==> flow/design.v <==
`timescale 1ns / 1ps
module Debouncer #(parameter CNT_BITS = 20) (
    input clk,
    input rst,
    input signal,   
    output reg signal_state,   
    output signal_up    
);
reg signal_sync_0;  always @(posedge clk) signal_sync_0 <= rst ? 1'b0 : signal;
reg signal_sync_1;  always @(posedge clk) signal_sync_1 <= rst ? 1'b0 : signal_sync_0;
reg [CNT_BITS-1:0] signal_cnt;
wire signal_idle = (signal_state==signal_sync_1);
wire signal_cnt_max = &signal_cnt;	 
always @(posedge clk)
if(rst)
begin
    signal_cnt <= 0;
    signal_state <= 1'b0;
end
else if(signal_idle)
    signal_cnt <= 0;   
else
begin
    signal_cnt <= signal_cnt + 1'b1;   
    if(signal_cnt_max) signal_state <= ~signal_state;   
end
assign signal_up   = ~signal_idle & signal_cnt_max &  signal_state;
endmodule
`timescale 10s / 1s
module clock_divisor #(parameter DIV_MAX = 50000000, parameter DIV_BITS = 26) (
    input clk_100MHz,
    input rst,
	 input reset,
    output reg clk_1Hz 
    );
reg[DIV_BITS-1:0] contador;
reg reset_last;
always @(posedge clk_100MHz)
begin
	if (rst)
	begin
		contador = 0;
		clk_1Hz <= 0;
		reset_last = 0;
	end
	else if (reset && reset != reset_last)
	begin
		contador = 0;
		clk_1Hz <= 0;
		reset_last = reset;
	end
	else
	begin
		if(contador != DIV_MAX)	
		begin
			contador = contador + 1 ; 
		end
		else
		begin
			contador = 0;
			clk_1Hz <= ~clk_1Hz; 
		end
		reset_last = reset;
	end
end
endmodule
`timescale 1ns / 1ps
module temporizador #(parameter DIV_MAX = 50000000, parameter DIV_BITS = 26) (
	 input clk_100MHz,
	 input rst,
    input[1:0]    value,
	 input   start_timer,
    output reg  t_expired, 
	 output reg reset
    );
reg[1:0] counter;
reg counting;
reg add_one;
reg add_one_last;
reg clk_1Hz_last;
wire clk_1Hz;
clock_divisor #(.DIV_MAX(DIV_MAX), .DIV_BITS(DIV_BITS)) clk_dev(
	.clk_100MHz(clk_100MHz),
	.rst(rst),
	.clk_1Hz(clk_1Hz),
	.reset(reset)
 );
always @(posedge clk_100MHz)
begin
	if(rst)
	begin
		counter = 0;
		counting = 0;
		add_one_last = 0;
		t_expired <= 0;
		reset <= 0;
	end
	else if(counting)
	begin
		if(add_one_last != add_one)
		begin
			add_one_last = add_one;
			counter = counter + 1;
		end
		else
		begin
			counter = counter;
		end
		if(counter >= value)
		begin
			t_expired <= 1;
			counting = 0;
			reset <= 0;
			add_one_last = add_one;
		end
		else
		begin
			reset <= 1;
			counting = 1;
			t_expired <= 0;
		end
	end
	else
	begin
		add_one_last = add_one;
		t_expired <= 0;
		if(start_timer)
		begin
			counting = 1;
			reset <= 1;
			counter = 0;
		end
		else
		begin
			counting =0;
			reset <= 0;
			counter = 0;	
		end
	end	
end
always @(posedge clk_100MHz)
begin
	if(rst)
	begin
		clk_1Hz_last <= 0;
		add_one <= 0;
	end
	else
	begin
		clk_1Hz_last <= clk_1Hz;
		if(clk_1Hz && !clk_1Hz_last)
			add_one <= ~ add_one;
	end
end
endmodule
`timescale 1ns / 1ps
module FSM(
    input clk,
    input rst,
    input ok,
    input t_expired,
	 input reset,
	 input [2:0] c_type,
    output reg [2:0]ing_type,
	 output reg start_timer,
	 output reg[7:3] ingredientes,
	 output reg cobrar,
	 output reg [2:0] c_type_saved
    );
  parameter INICIO  = 4'b0000,AGUA = 4'b0010,CAFE = 4'b0100, MILK  = 4'b0110,CHOCO = 4'b1000,AZUC = 4'b1010, COBRAR_WAIT = 4'b1111;
  parameter LAGUA = 4'b0001,LCAFE = 4'b0011, LMILK  = 4'b0101,LCHOCO = 4'b0111,LAZUC = 4'b1001, COBRAR = 4'b1011;
  reg   [3:0] state;
always @ (posedge clk)
begin  
if(rst)
begin
	state <=  INICIO;
	c_type_saved <= 0;
end
else if(reset == 1'b1)
begin
	state <=  INICIO;
end
else begin	
	case(state)
		  INICIO : if (ok == 1'b1)
					  begin
						  state <= LAGUA;
						  c_type_saved <= c_type;
					  end
					  else 
						  state <= INICIO;
		  LAGUA : state <= AGUA;
		  AGUA : if (t_expired) begin
						  state <= LCAFE; end
					  else 
						  state <= AGUA;
		  LCAFE: state <= CAFE;
		  CAFE :if (t_expired)begin
						  state <= LMILK; end
					  else 
						  state <= CAFE;
		  LMILK: state <= MILK;			  
		  MILK :if (t_expired) begin
						  state <= LCHOCO; end
					  else 
						  state <= MILK;
		  LCHOCO : state <= CHOCO;
		  CHOCO : if (t_expired) begin
						  state <= LAZUC; end
					  else 
						  state <= CHOCO;
		  LAZUC: state <= AZUC;
		  AZUC : if (t_expired) begin
						  state <= COBRAR; end
					  else 
						  state <= AZUC;
		  COBRAR: begin
					c_type_saved <= 0;
					state <= COBRAR_WAIT;
					end
		  COBRAR_WAIT: begin
					c_type_saved <= 0;
					state <= INICIO;
					end
		  default : state <= INICIO;
		 endcase
 end
end
always @(state) 
     begin
	  case(state)
      INICIO : begin
			ing_type =  3'b000;
			start_timer =  1'b0;
			ingredientes =  5'b00000;
			cobrar = 0;
               end
		LAGUA : begin
			 ing_type =  3'b001;
			 start_timer =  1'b0;
			 ingredientes =  5'b10000;
			 cobrar = 0;
             end
      AGUA : begin
			 ing_type =  3'b001;
			 start_timer =  1'b1;
			 ingredientes =  5'b10000;
			 cobrar = 0;
             end
		LCAFE : begin
             ing_type =  3'b010;
	          start_timer =  1'b0;
	          ingredientes =  5'b01000;
		       cobrar = 0;
             end
      CAFE : begin
             ing_type =  3'b010;
	          start_timer =  1'b1;
	          ingredientes =  5'b01000;
			    cobrar = 0;
             end
		LMILK: begin
             ing_type =  3'b011;
	          start_timer =  1'b0;
	          ingredientes =  5'b00100;
			    cobrar = 0;
             end		 
	   MILK: begin
             ing_type =  3'b011;
	          start_timer =  1'b1;
	          ingredientes =  5'b00100;
			    cobrar = 0;
             end
		LCHOCO : begin
				ing_type =  3'b100;
				start_timer =  1'b0;
				ingredientes =  5'b00010;
			   cobrar = 0;
				end
      CHOCO : begin
				ing_type =  3'b100;
				start_timer =  1'b1;
				ingredientes =  5'b00010;
			   cobrar = 0;
				end
		LAZUC : begin
			ing_type =  3'b101;
			start_timer=  1'b0;
			ingredientes=  5'b00001;
			cobrar = 0;
			end
      AZUC : begin
			ing_type =  3'b101;
			start_timer=  1'b1;
			ingredientes=  5'b00001;
			cobrar = 0;
			end
		COBRAR : begin
			ing_type =  3'b000;
			start_timer=  1'b0;
			ingredientes=  5'b00000;
			cobrar = 1;
			end
		COBRAR_WAIT : begin
			ing_type =  3'b000;
			start_timer=  1'b0;
			ingredientes=  5'b00000;
			cobrar = 0;
			end
     default : begin
					ing_type =  3'b000;
					start_timer=  1'b0;
               ingredientes =  5'b00000;
					cobrar = 0;
               end
    endcase
   end
 endmodule  
`timescale 1ns / 1ps
module Comparador(
	 input clk,
	 input rst,
    input [3:0] dinero,
    input [2:0] c_type,
    output reg ok,
    output reg [3:0] cambio
    );
reg [3:0] precio;
always @ (posedge clk)
begin
	case(c_type)
		3'b001: precio = 3;
		3'b010: precio = 4;
		3'b011: precio = 5;
		3'b100: precio = 7;
		default: precio = 0;	
	endcase
	if (rst)
	begin
		ok <= 0;
		cambio <= 0;
	end
	else if (precio !=0)
	begin
		if(dinero >= precio)
		begin
			ok <= 1;
			cambio  <= dinero - precio;
		end
      else
		begin
			ok <= 0;
			cambio <= 0;
		end
	end
	else
	begin
		ok <= 0;
		cambio <= 0;
	end
end
endmodule
`timescale 1ns / 1ps
module Contador(
	 input clk,
	 input rst,
    input one,
    input five,
    input reset,
    output reg [3:0] total
    );
	always @(posedge clk)
		if (rst || reset) total <= 0 ;
		else 
		begin
			if (one) total <= total + 1 ;
			if (five) total <= total + 5 ;
		end
endmodule
`timescale 1ns / 1ps
module SelectBebida(
    input [3:0] switches,
    output reg [2:0] c_type
    );
always @(*)
begin
	case (switches)
			4'b0001 : c_type = 3'b001;
			4'b0010 : c_type = 3'b010;
			4'b0100 : c_type = 3'b011;
			4'b1000 : c_type = 3'b100;
			default : c_type = 3'b000;
	endcase
end
endmodule
`timescale 1ns / 1ps
module TimeSelector(
    input [2:0] c_type,
    input [2:0] ing_type,
    output reg [1:0] t_value
    );
always @(*)
begin
		if (c_type == 3'b001)
			case(ing_type)
				3'b001: t_value = 2;
				3'b010: t_value = 3;
				3'b011: t_value = 0;
				3'b100: t_value = 0;
				3'b101: t_value = 1;
				default: t_value = 0;
			endcase
		else if (c_type == 3'b010)
			case(ing_type)
				3'b001: t_value = 2;
				3'b010: t_value = 2;
				3'b011: t_value = 1;
				3'b100: t_value = 0;
				3'b101: t_value = 1;
				default: t_value = 0;
			endcase
		else if (c_type == 3'b011)
			case(ing_type)
				3'b001: t_value = 2;
				3'b010: t_value = 1;
				3'b011: t_value = 2;
				3'b100: t_value = 0;
				3'b101: t_value = 1;
				default: t_value = 0;
			endcase
		else if (c_type == 3'b100)
			case(ing_type)
				3'b001: t_value = 1;
				3'b010: t_value = 1;
				3'b011: t_value = 1;
				3'b100: t_value = 2;
				3'b101: t_value = 1;
				default: t_value = 0;
			endcase
		else
			t_value = 0;	
end
endmodule
`timescale 1ns / 1ps
module binto7seg(
	 input clk,
	 input rst,
    input  [3:0] binary,
    output reg [6:0] seg
    );
always @(posedge clk)
if (rst)
seg <= 7'b1000000;
else
case (binary)
4'b0000 :       
seg <= 7'b1000000;
4'b0001 :    	 
seg <= 7'b1111001;
4'b0010 :  		 
seg <= 7'b0100100; 
4'b0011 : 		 
seg <= 7'b0110000;
4'b0100 :		 
seg <= 7'b0011001;
4'b0101 :		 
seg <= 7'b0010010;  
4'b0110 :		 
seg <= 7'b0000010;
4'b0111 :		 
seg <= 7'b1111000;
4'b1000 :     	 
seg <= 7'b0000000;
4'b1001 :    	 
seg <= 7'b0010000;
4'b1010 :  		 
seg <= 7'b0001000; 
4'b1011 : 		 
seg <= 7'b0000011;
4'b1100 :		 
seg <= 7'b1000110;
4'b1101 :		 
seg <= 7'b0100001;
4'b1110 :		 
seg <= 7'b0000110;
4'b1111 :		 
seg <= 7'b0001110;
endcase
endmodule
`timescale 1ns / 1ps
module deco(
	 input clk,
	 input rst,
    input [1:0] in,
    output reg [3:0] out
    );
always@(posedge clk)
begin
	if (rst)
	  out <= 4'b1111;
	else
	case (in)
	  2'b00 : out <= 4'b1110;
	  2'b01 : out <= 4'b1101;
	  2'b10 : out <= 4'b1011;
	  2'b11 : out <= 4'b0111;
	  default : out <= 0;
	endcase
end
endmodule
`timescale 1ns / 1ps
module seven_segment #(parameter SEG_BITS = 17) (
	 input clk,
	 input rst,
    input [3:0] in,
    output [6:0] seg,
    output [3:0] an
  );
reg [SEG_BITS-1:0] contador; 
reg [1:0] an_select;
reg [3:0] x;
reg [3:0] unidades;
reg decenas;
binto7seg toseg (
		.clk(clk),
		.rst(rst),
		.binary(x),
		.seg(seg)
);
deco deco (
		.clk(clk),
		.rst(rst),
		.in(an_select),
		.out(an)
);
always @(posedge clk)
if (rst)
begin
contador <= 0;
an_select <= 0;
x <= 0;
unidades <= 0;
decenas <= 0;
end
else
begin
contador <= contador + 1; 
if(&contador)
 begin
	if (in > 9)
	begin
		decenas <= 1;
		unidades <= in - 10;
	end
	else
	begin
		decenas <= 0;
		unidades <= in;
	end
	contador <= 0;
	an_select <= an_select + 1;
	case (an_select)
			2'b01 : x <= unidades;
			2'b10 : x <= decenas;
			2'b11 : x <= 0;
			2'b00 : x <= 0;
			default : x <= 0;
	endcase
 end
end
endmodule
`timescale 1ns / 1ps
module main(
    input clk,
    input rst,
    input btnl,
	 input btnd,
	 input btnr,
	 input btnp,
	 input [3:0] speed,
    output [7:0] led,
	 output [6:0] seg,
	 output [3:0] an
    );
localparam DB_BITS  = 10;    
localparam DIV_MAX  = 2999;  
localparam DIV_BITS = 12;
localparam SEG_BITS = 10;    
wire [3:0] bebida;
wire [3:0] total;
wire [3:0] cambio;
reg [3:0] display;
wire reset_wire; 
wire reset_contador_wire;
wire cobrar_wire;
wire cancel_wire; 
wire hundred_wire; 
wire five_hundred_wire;
wire [2:0] c_type;
wire [2:0] c_type_saved;
wire t_expired;
wire [2:0] ing_type;
wire [1:0] t_value;
wire on_temp;
wire start_timer;
wire ok;
assign led[1:0] = 2'b00;
Debouncer #(.CNT_BITS(DB_BITS)) coffee(
	.clk(clk),
	.rst(rst),
	.signal(speed[0]),
	.signal_state(bebida[0])
);
Debouncer #(.CNT_BITS(DB_BITS)) coffee_milk(
	.clk(clk),
	.rst(rst),
	.signal(speed[1]),
	.signal_state(bebida[1])
);
Debouncer #(.CNT_BITS(DB_BITS)) cappuc(
	.clk(clk),
	.rst(rst),
	.signal(speed[2]),
	.signal_state(bebida[2])
);
Debouncer #(.CNT_BITS(DB_BITS)) mocca(
	.clk(clk),
	.rst(rst),
	.signal(speed[3]),
	.signal_state(bebida[3])
);
Debouncer #(.CNT_BITS(DB_BITS)) cancel(
		.clk(clk),
	.rst(rst),
		.signal(btnd),
		.signal_state(cancel_wire)
);
Debouncer #(.CNT_BITS(DB_BITS)) reset(
		.clk(clk),
	.rst(rst),
		.signal(btnp),
		.signal_state(reset_wire)
);
Debouncer #(.CNT_BITS(DB_BITS)) hundred_coin(
		.clk(clk),
	.rst(rst),
		.signal(btnl),
		.signal_up(hundred_wire)
);
Debouncer #(.CNT_BITS(DB_BITS)) five_hundred_coin(
		.clk(clk),
	.rst(rst),
		.signal(btnr),
		.signal_up(five_hundred_wire)
);
SelectBebida selector(
	.switches(bebida),
	.c_type(c_type)
);
seven_segment #(.SEG_BITS(SEG_BITS)) seven_seg(
		.clk(clk),
	.rst(rst),
		.in(display),
		.seg(seg),
		.an(an)
);
Comparador comparador (
	.clk(clk),
	.rst(rst),
	.dinero(total),
	.c_type(c_type),
	.cambio(cambio),
	.ok(ok)
);
assign reset_contador_wire = cancel_wire||cobrar_wire;
Contador monedero(
		.clk(clk),
	.rst(rst),
		.one(hundred_wire),
		.five(five_hundred_wire),
		.reset(reset_contador_wire),
		.total(total)
);
temporizador #(.DIV_MAX(DIV_MAX), .DIV_BITS(DIV_BITS)) temp(
	.clk_100MHz(clk),
	.rst(rst),
	.value(t_value),
	.start_timer(start_timer),
	.t_expired(t_expired),	
	.reset(on_temp)
);
clock_divisor #(.DIV_MAX(DIV_MAX), .DIV_BITS(DIV_BITS)) clk_1Hz(
	.clk_100MHz(clk),
	.rst(rst),
	.clk_1Hz(led[2]),
	.reset(on_temp)
 );
TimeSelector time_select(
	.c_type(c_type_saved),
	.ing_type(ing_type),
	.t_value(t_value)
 );
FSM fsm(
		.clk(clk),
	.rst(rst),
		.ok(ok),
		.c_type(c_type),
		.t_expired(t_expired),
		.reset(reset_wire),
		.ing_type(ing_type),
		.start_timer(start_timer),
		.ingredientes(led[7:3]),
		.cobrar(cobrar_wire),
		.c_type_saved(c_type_saved)
    );
always@(posedge clk)
begin
	if(rst)
		display <= 0;
	else if(cambio !=0)
		display <= cambio;
	else
		display <= total;
end
endmodule
## Tool chain data of main

Tool output for the design above, in the order of the flow.
Lines are those of the file above, counted from 1.
Cell names lack the library's common part.
The mark n/a stands for no value.

- Top module: main
- Clock: clk
- Cell library: sky130hd
- Library corner: tt_025C_1v80

## Elaborated design

Yosys after proc, flatten, opt, wreduce and memory -nomap, before mapping. Print and check cells are not counted.
Yosys's memory passes give these memory sizes; they may raise the number of words (mostly to a power of two), join words into wider ones and drop unused or constant bits.

- Memory cells: 2
- Input port bits: 10
- Clocked read ports x word width: 17
- Memory bits (writable): 0
- Output and inout bits: 19
- Bits in read-only memories: 272
- Bits in latches: 0
- Flip-flop bits (word level): 183

Memories:

| memory | words | bits a word | read ports | write ports | RTL line | source |
|---|---|---|---|---|---|---|
| (no name shown) | 16 | 10 | 1 | 0 | 232 | `case(state)` |
| (no name shown) | 16 | 7 | 1 | 0 | 456 | `case (binary)` |

- Reductions and logical operators: 46
- $mul: 0
- Muxes and demuxes: 38
- Magnitude comparators: 3
- Equal/unequal tests: 46
- Shift-type cells: 0
- Div/mod/pow operators: 0
- Add/sub/neg operators: 17
- Bitwise gates (word level): 28

Operators by type and width:

| kind | number |
|---|---|
| 10-bit by 1-bit adder with 10-bit output (second input constant) | 9 |
| 11-bit AND reduction | 8 |
| 4-bit parallel mux with 12-bit select | 1 |
| 2-bit OR reduction | 19 |
| 10-bit AND reduction | 3 |
| 1-bit inverter | 24 |
| 12-bit by 1-bit adder with 12-bit output (second input constant) | 2 |
| 12-bit inequality test (second input constant) | 2 |
| 4-bit == test (second input constant) | 6 |
| 3-bit parallel mux with 4-bit select | 2 |
| 4-bit by 3-bit == test with 1-bit output (second input constant) | 5 |
| 4-bit two-way mux | 5 |
| 3-bit by 2-bit == test with 1-bit output (second input constant) | 6 |
| 4-bit parallel mux with 4-bit select | 1 |
| 1-bit two-way mux | 15 |
| 2-bit two-way mux | 7 |
| 3-bit == test (second input constant) | 4 |
| 4-bit by 2-bit == test with 1-bit output (second input constant) | 3 |
| 4-bit parallel mux with 3-bit select | 1 |
| 2-bit parallel mux with 2-bit select | 3 |
| 3-bit by 1-bit == test with 1-bit output (second input constant) | 3 |
| 3-bit OR reduction | 3 |
| 1-bit == test | 8 |
| 4-bit by 1-bit == test with 1-bit output (second input constant) | 2 |
| 4-bit nonzero test | 2 |
| 3-bit parallel mux with 2-bit select | 1 |
| 2-bit parallel mux with 3-bit select | 1 |
| 1-bit AND | 4 |

Other operator kinds: 22; their cells: 28.

## Logic depth

Yosys ltp: most cells in a row. Word level: on the elaborated netlist, between registers, memories and ports. Mapped: between sequential cells and ports; inverters and the memories' decode and read muxes count.

- Depth in word-level cells: 10
- ABC_AREA: 0
- Gate-level depth with buffers: 11
- Mapped depth without buffers: 10

## Mapped cells and area

The flow's flattened synthesis, as Yosys stat reports it; memories are mapped. The netlist is that of the ABC_AREA named above (0 if unset); the other value can give another one.

- Sequential part of the area: 4023.9 µm²
- Standard cells after synthesis: 942
- Mapped area: 8520.7 µm²
- Buffer cells: 29
- Flip-flop cells: 201

Cell types:

| cell type | number | area in all (µm²) |
|---|---|---|
| dfxtp_1 | 201 | 4.02E+03 |
| nor2_1 | 134 | 502.982 |
| xor2_1 | 54 | 472.954 |
| xnor2_1 | 48 | 420.403 |
| ha_1 | 33 | 412.896 |
| nand2_1 | 65 | 243.984 |
| a21oi_1 | 47 | 235.226 |
| nand3_1 | 46 | 230.221 |
| and3_1 | 27 | 168.912 |
| nor2b_1 | 26 | 162.656 |
| o21ai_0 | 29 | 145.139 |
| inv_1 | 35 | 131.376 |
| nor3_1 | 26 | 130.125 |
| nand4_1 | 17 | 106.352 |
| or3_1 | 14 | 87.584 |
| and4_1 | 9 | 78.826 |
| clkbuf_1 | 19 | 71.318 |
| nor4_1 | 8 | 50.048 |

Not listed: further types 43, cells in them 104.
The figures by module come from a second, unflattened synthesis with its own total; it is not the netlist above.

- Cell total of the unflattened synthesis: 987
- Area total of the unflattened synthesis: 9180.1 µm²

Rows give one instance, submodules left out.

Modules:

| module | area (µm²) | times used | cells |
|---|---|---|---|
| Debouncer (CNT_BITS=10) | 534.3 | 8 | 58 |
| clock_divisor | 613.1 | 2 | 66 |
| seven_segment (SEG_BITS=10) | 1032.2 | 1 | 113 |
| FSM | 937.1 | 1 | 103 |
| binto7seg | 451.7 | 1 | 44 |
| Comparador | 307.8 | 1 | 31 |
| temporizador | 306.5 | 1 | 31 |
| Contador | 188.9 | 1 | 18 |
| main | 180.2 | 1 | 20 |
| TimeSelector | 127.6 | 1 | 18 |
| deco | 111.4 | 1 | 8 |
| SelectBebida | 36.3 | 1 | 5 |

## Path before layout

OpenSTA on the mapped netlist: ideal clock, no wires. The path of least setup slack (recovery checks aside). Input and output delay are each 20% of the period. Register names are those of the netlist, which keeps one name where synthesis merged equal registers.

- Kind: input to register
- Start point: input port rst
- End point: register (no name shown)
- Setup time: 115 ps
- Data required time: 9885 ps
- Launch time at the first pin: 2000 ps
- Arrival time: 3716 ps
- Clock period: 10000 ps
- Path delay: 1831 ps
- Path slack: 6170 ps
- External input delay: 2000 ps
- Buffers on the path: 1
- Driving pins on the path: 10
- Synthesis period reached: 3830 ps

"path delay" is the arrival time less input delay plus setup time.
"driving pins on the path": output pins that drive a net of the path, with the launching flip-flop's if there is one; two outputs of one cell count as two.
"synthesis period reached" is the clock period less the worst setup slack; recovery checks do not enter. This is arithmetic on one report: input and output delays are still those of the set period (20% each).
Between the ends stands the longest chain of elaborated cells between them, by number of cells; it is not shown to be the way that was timed. Of several equally long chains one is given.
Each line given opens the expression or statement behind the cell; cells for indexed reads and writes are added by Yosys, which also makes memories of some case tables.

- Path through: clkbuf_1 or2_2 a21oi_1 o21a_1 o21a_1 ha_1 and3b_1 o21ai_0 a21oi_1 o21a_1
- Length of the longest elaborated chain: 2
- Elaborated cells between the ends (all ways): 2

RTL lines, path post-synthesis:

| element | RTL line | source |
|---|---|---|
| from (decl) | 576 | `input rst,` |
| 2-bit OR reduction | n/a |  |
| 4-bit two-way mux | n/a |  |

## Worst path after layout

Path of least setup slack in the final report of run 1 (OpenROAD, finished layout, wires in). Where an end is a register, its clock arrival counts in the times.
The path's times are printed in steps of 10 ps; the period is the one set.

- Kind: input to register
- Start point: input port rst
- End point: register (no name shown)
- Path slack: 2560 ps
- Buffers on the path: 1
- Setup time: 70 ps
- Launch time at the first pin: 1110 ps
- Driving pins on the path: 10
- Clock period: 5550 ps
- Data required time: 5980 ps
- Arrival time: 3420 ps
- External input delay: 1110 ps

Between the ends stands the longest chain of elaborated cells between them, by number of cells; it is not shown to be the way that was timed. Of several equally long chains one is given.

- Path through: clkbuf_1 or2_2 a21oi_1 o21a_1 o21a_1 ha_1 a21boi_0 o21ai_0 a21o_1 a21oi_1
- Length of the longest elaborated chain: 2
- Elaborated cells between the ends (all ways): 2

RTL lines, path post-layout:

| element | RTL line | source |
|---|---|---|
| from (decl) | 576 | `input rst,` |
| 2-bit OR reduction | n/a |  |
| 4-bit two-way mux | n/a |  |

FLOW RESULTS
============

Stored flow runs of main (3 of them; Yosys, OpenROAD, sky130hd). They differ in their settings and are not a sequence. Constraints: input delay and output delay 20% of the set period each, output load 0.01 pF.
"period achieved" = clock period - worst setup slack. The figure is calculated, with input and output delays left at 20% of the set period.
"time used up by the worst setup path" = time allowed to the worst setup path (clock period - input delay - output delay, where it has them) - its slack; a late launch clock adds to it, a late capture clock takes from it.
"total power of the final layout": no workload was simulated; the value follows from the tool's default switching activity.
"time used up by the worst setup path" is known to 10 ps.

### Run 1

==> flow/run.sh <==
#!/bin/bash
# the make line also repeats the synthesis and layout settings of config.mk as NAME=value (left out here)
make -C /OpenROAD-flow-scripts/flow DESIGN_CONFIG=/design/flow/config.mk WORK_HOME=/design/flow/orfs CLKGATE_MAP_FILE= finish
==> flow/config.mk <==
export PLATFORM = sky130hd
export DESIGN_NAME = main
export DESIGN_NICKNAME = main
export VERILOG_FILES = /design/flow/design.v
export SDC_FILE = /design/flow/constraint.sdc
export NUM_CORES = 4
export LEC_CHECK = 0
export ABC_AREA = 0
export CAP_MARGIN = 30
export CELL_PAD_IN_SITES_GLOBAL_PLACEMENT = 0
export CORE_ASPECT_RATIO = 0.55
export CORE_MARGIN = 2
export CORE_UTILIZATION = 41
export CTS_CLUSTER_SIZE = 26
export GPL_TIMING_DRIVEN = 0
export HOLD_SLACK_MARGIN = 0.22
export MAX_ROUTING_LAYER = met4
export MIN_ROUTING_LAYER = met2
export PLACE_DENSITY_LB_ADDON = 0.19
export SLEW_MARGIN = 0
==> flow/constraint.sdc <==
create_clock -name core_clock -period 5.55 [get_ports {clk}]
set_input_delay 1.1100 -clock core_clock [delete_from_list [all_inputs] [get_ports {clk}]]
set_output_delay 1.1100 -clock core_clock [all_outputs]
set_load 0.01 [all_outputs]

Results of run 1:
- Chip area after synthesis (Yosys): 8520.7 µm²
- Area inside the die boundary: 22002.9 µm²
- Standard-cell area of the final layout: 9781.9 µm²
- Post-layout utilization: 0.476
- Worst slack on setup checks: 2563 ps
- Setup total negative slack: 0 ps
- Worst hold slack in the final report: 430 ps
- Total power of the final layout: 2.894 mW
- Period achieved: 2987 ps
- Time used up by the worst setup path: 1880 ps
- Worst setup path kind: input to register

### Run 2

==> flow/run.sh <==
#!/bin/bash
# the make line also repeats the synthesis and layout settings of config.mk as NAME=value (left out here)
make -C /OpenROAD-flow-scripts/flow DESIGN_CONFIG=/design/flow/config.mk WORK_HOME=/design/flow/orfs CLKGATE_MAP_FILE= finish
==> flow/config.mk <==
export PLATFORM = sky130hd
export DESIGN_NAME = main
export DESIGN_NICKNAME = main
export VERILOG_FILES = /design/flow/design.v
export SDC_FILE = /design/flow/constraint.sdc
export NUM_CORES = 4
export LEC_CHECK = 0
export CAP_MARGIN = 20
export CELL_PAD_IN_SITES_DETAIL_PLACEMENT = 1
export CORE_ASPECT_RATIO = 0.51
export CORE_MARGIN = 6
export CORE_UTILIZATION = 40
export CTS_CLUSTER_DIAMETER = 50
export CTS_CLUSTER_SIZE = 38
export MAX_ROUTING_LAYER = met5
export MIN_ROUTING_LAYER = met2
export PLACE_DENSITY_LB_ADDON = 0.26
export SLEW_MARGIN = 20
export TNS_END_PERCENT = 5
==> flow/constraint.sdc <==
create_clock -name core_clock -period 10.0 [get_ports {clk}]
set_input_delay 2.0000 -clock core_clock [delete_from_list [all_inputs] [get_ports {clk}]]
set_output_delay 2.0000 -clock core_clock [all_outputs]
set_load 0.01 [all_outputs]

Results of run 2:
- Chip area after synthesis (Yosys): 8520.7 µm²
- Area inside the die boundary: 25148.7 µm²
- Standard-cell area of the final layout: 9516.6 µm²
- Post-layout utilization: 0.464
- Worst slack on setup checks: 5884 ps
- Setup total negative slack: 0 ps
- Worst hold slack in the final report: 443 ps
- Total power of the final layout: 1.481 mW
- Period achieved: 4116 ps
- Time used up by the worst setup path: 2120 ps
- Worst setup path kind: input to register

### Run 3

==> flow/run.sh <==
#!/bin/bash
# the make line also repeats the synthesis and layout settings of config.mk as NAME=value (left out here)
make -C /OpenROAD-flow-scripts/flow DESIGN_CONFIG=/design/flow/config.mk WORK_HOME=/design/flow/orfs CLKGATE_MAP_FILE= finish
==> flow/config.mk <==
export PLATFORM = sky130hd
export DESIGN_NAME = main
export DESIGN_NICKNAME = main
export VERILOG_FILES = /design/flow/design.v
export SDC_FILE = /design/flow/constraint.sdc
export NUM_CORES = 4
export LEC_CHECK = 0
export ABC_AREA = 0
export CAP_MARGIN = 20
export CELL_PAD_IN_SITES_DETAIL_PLACEMENT = 1
export CELL_PAD_IN_SITES_GLOBAL_PLACEMENT = 3
export CORE_ASPECT_RATIO = 0.55
export CORE_MARGIN = 5
export CORE_UTILIZATION = 16
export CTS_CLUSTER_SIZE = 16
export GPL_ROUTABILITY_DRIVEN = 0
export GPL_TIMING_DRIVEN = 0
export MAX_ROUTING_LAYER = met4
export MIN_ROUTING_LAYER = met1
export PLACE_DENSITY_LB_ADDON = 0.07
export SLEW_MARGIN = 0
==> flow/constraint.sdc <==
create_clock -name core_clock -period 2.79 [get_ports {clk}]
set_input_delay 0.5580 -clock core_clock [delete_from_list [all_inputs] [get_ports {clk}]]
set_output_delay 0.5580 -clock core_clock [all_outputs]
set_load 0.01 [all_outputs]

Results of run 3:
- Chip area after synthesis (Yosys): 8520.7 µm²
- Area inside the die boundary: 58176.7 µm²
- Standard-cell area of the final layout: 10510.1 µm²
- Post-layout utilization: 0.2
- Worst slack on setup checks: 205 ps
- Setup total negative slack: 0 ps
- Worst hold slack in the final report: 439 ps
- Total power of the final layout: 6.230 mW
- Period achieved: 2585 ps
- Time used up by the worst setup path: 2580 ps
- Worst setup path kind: register to register
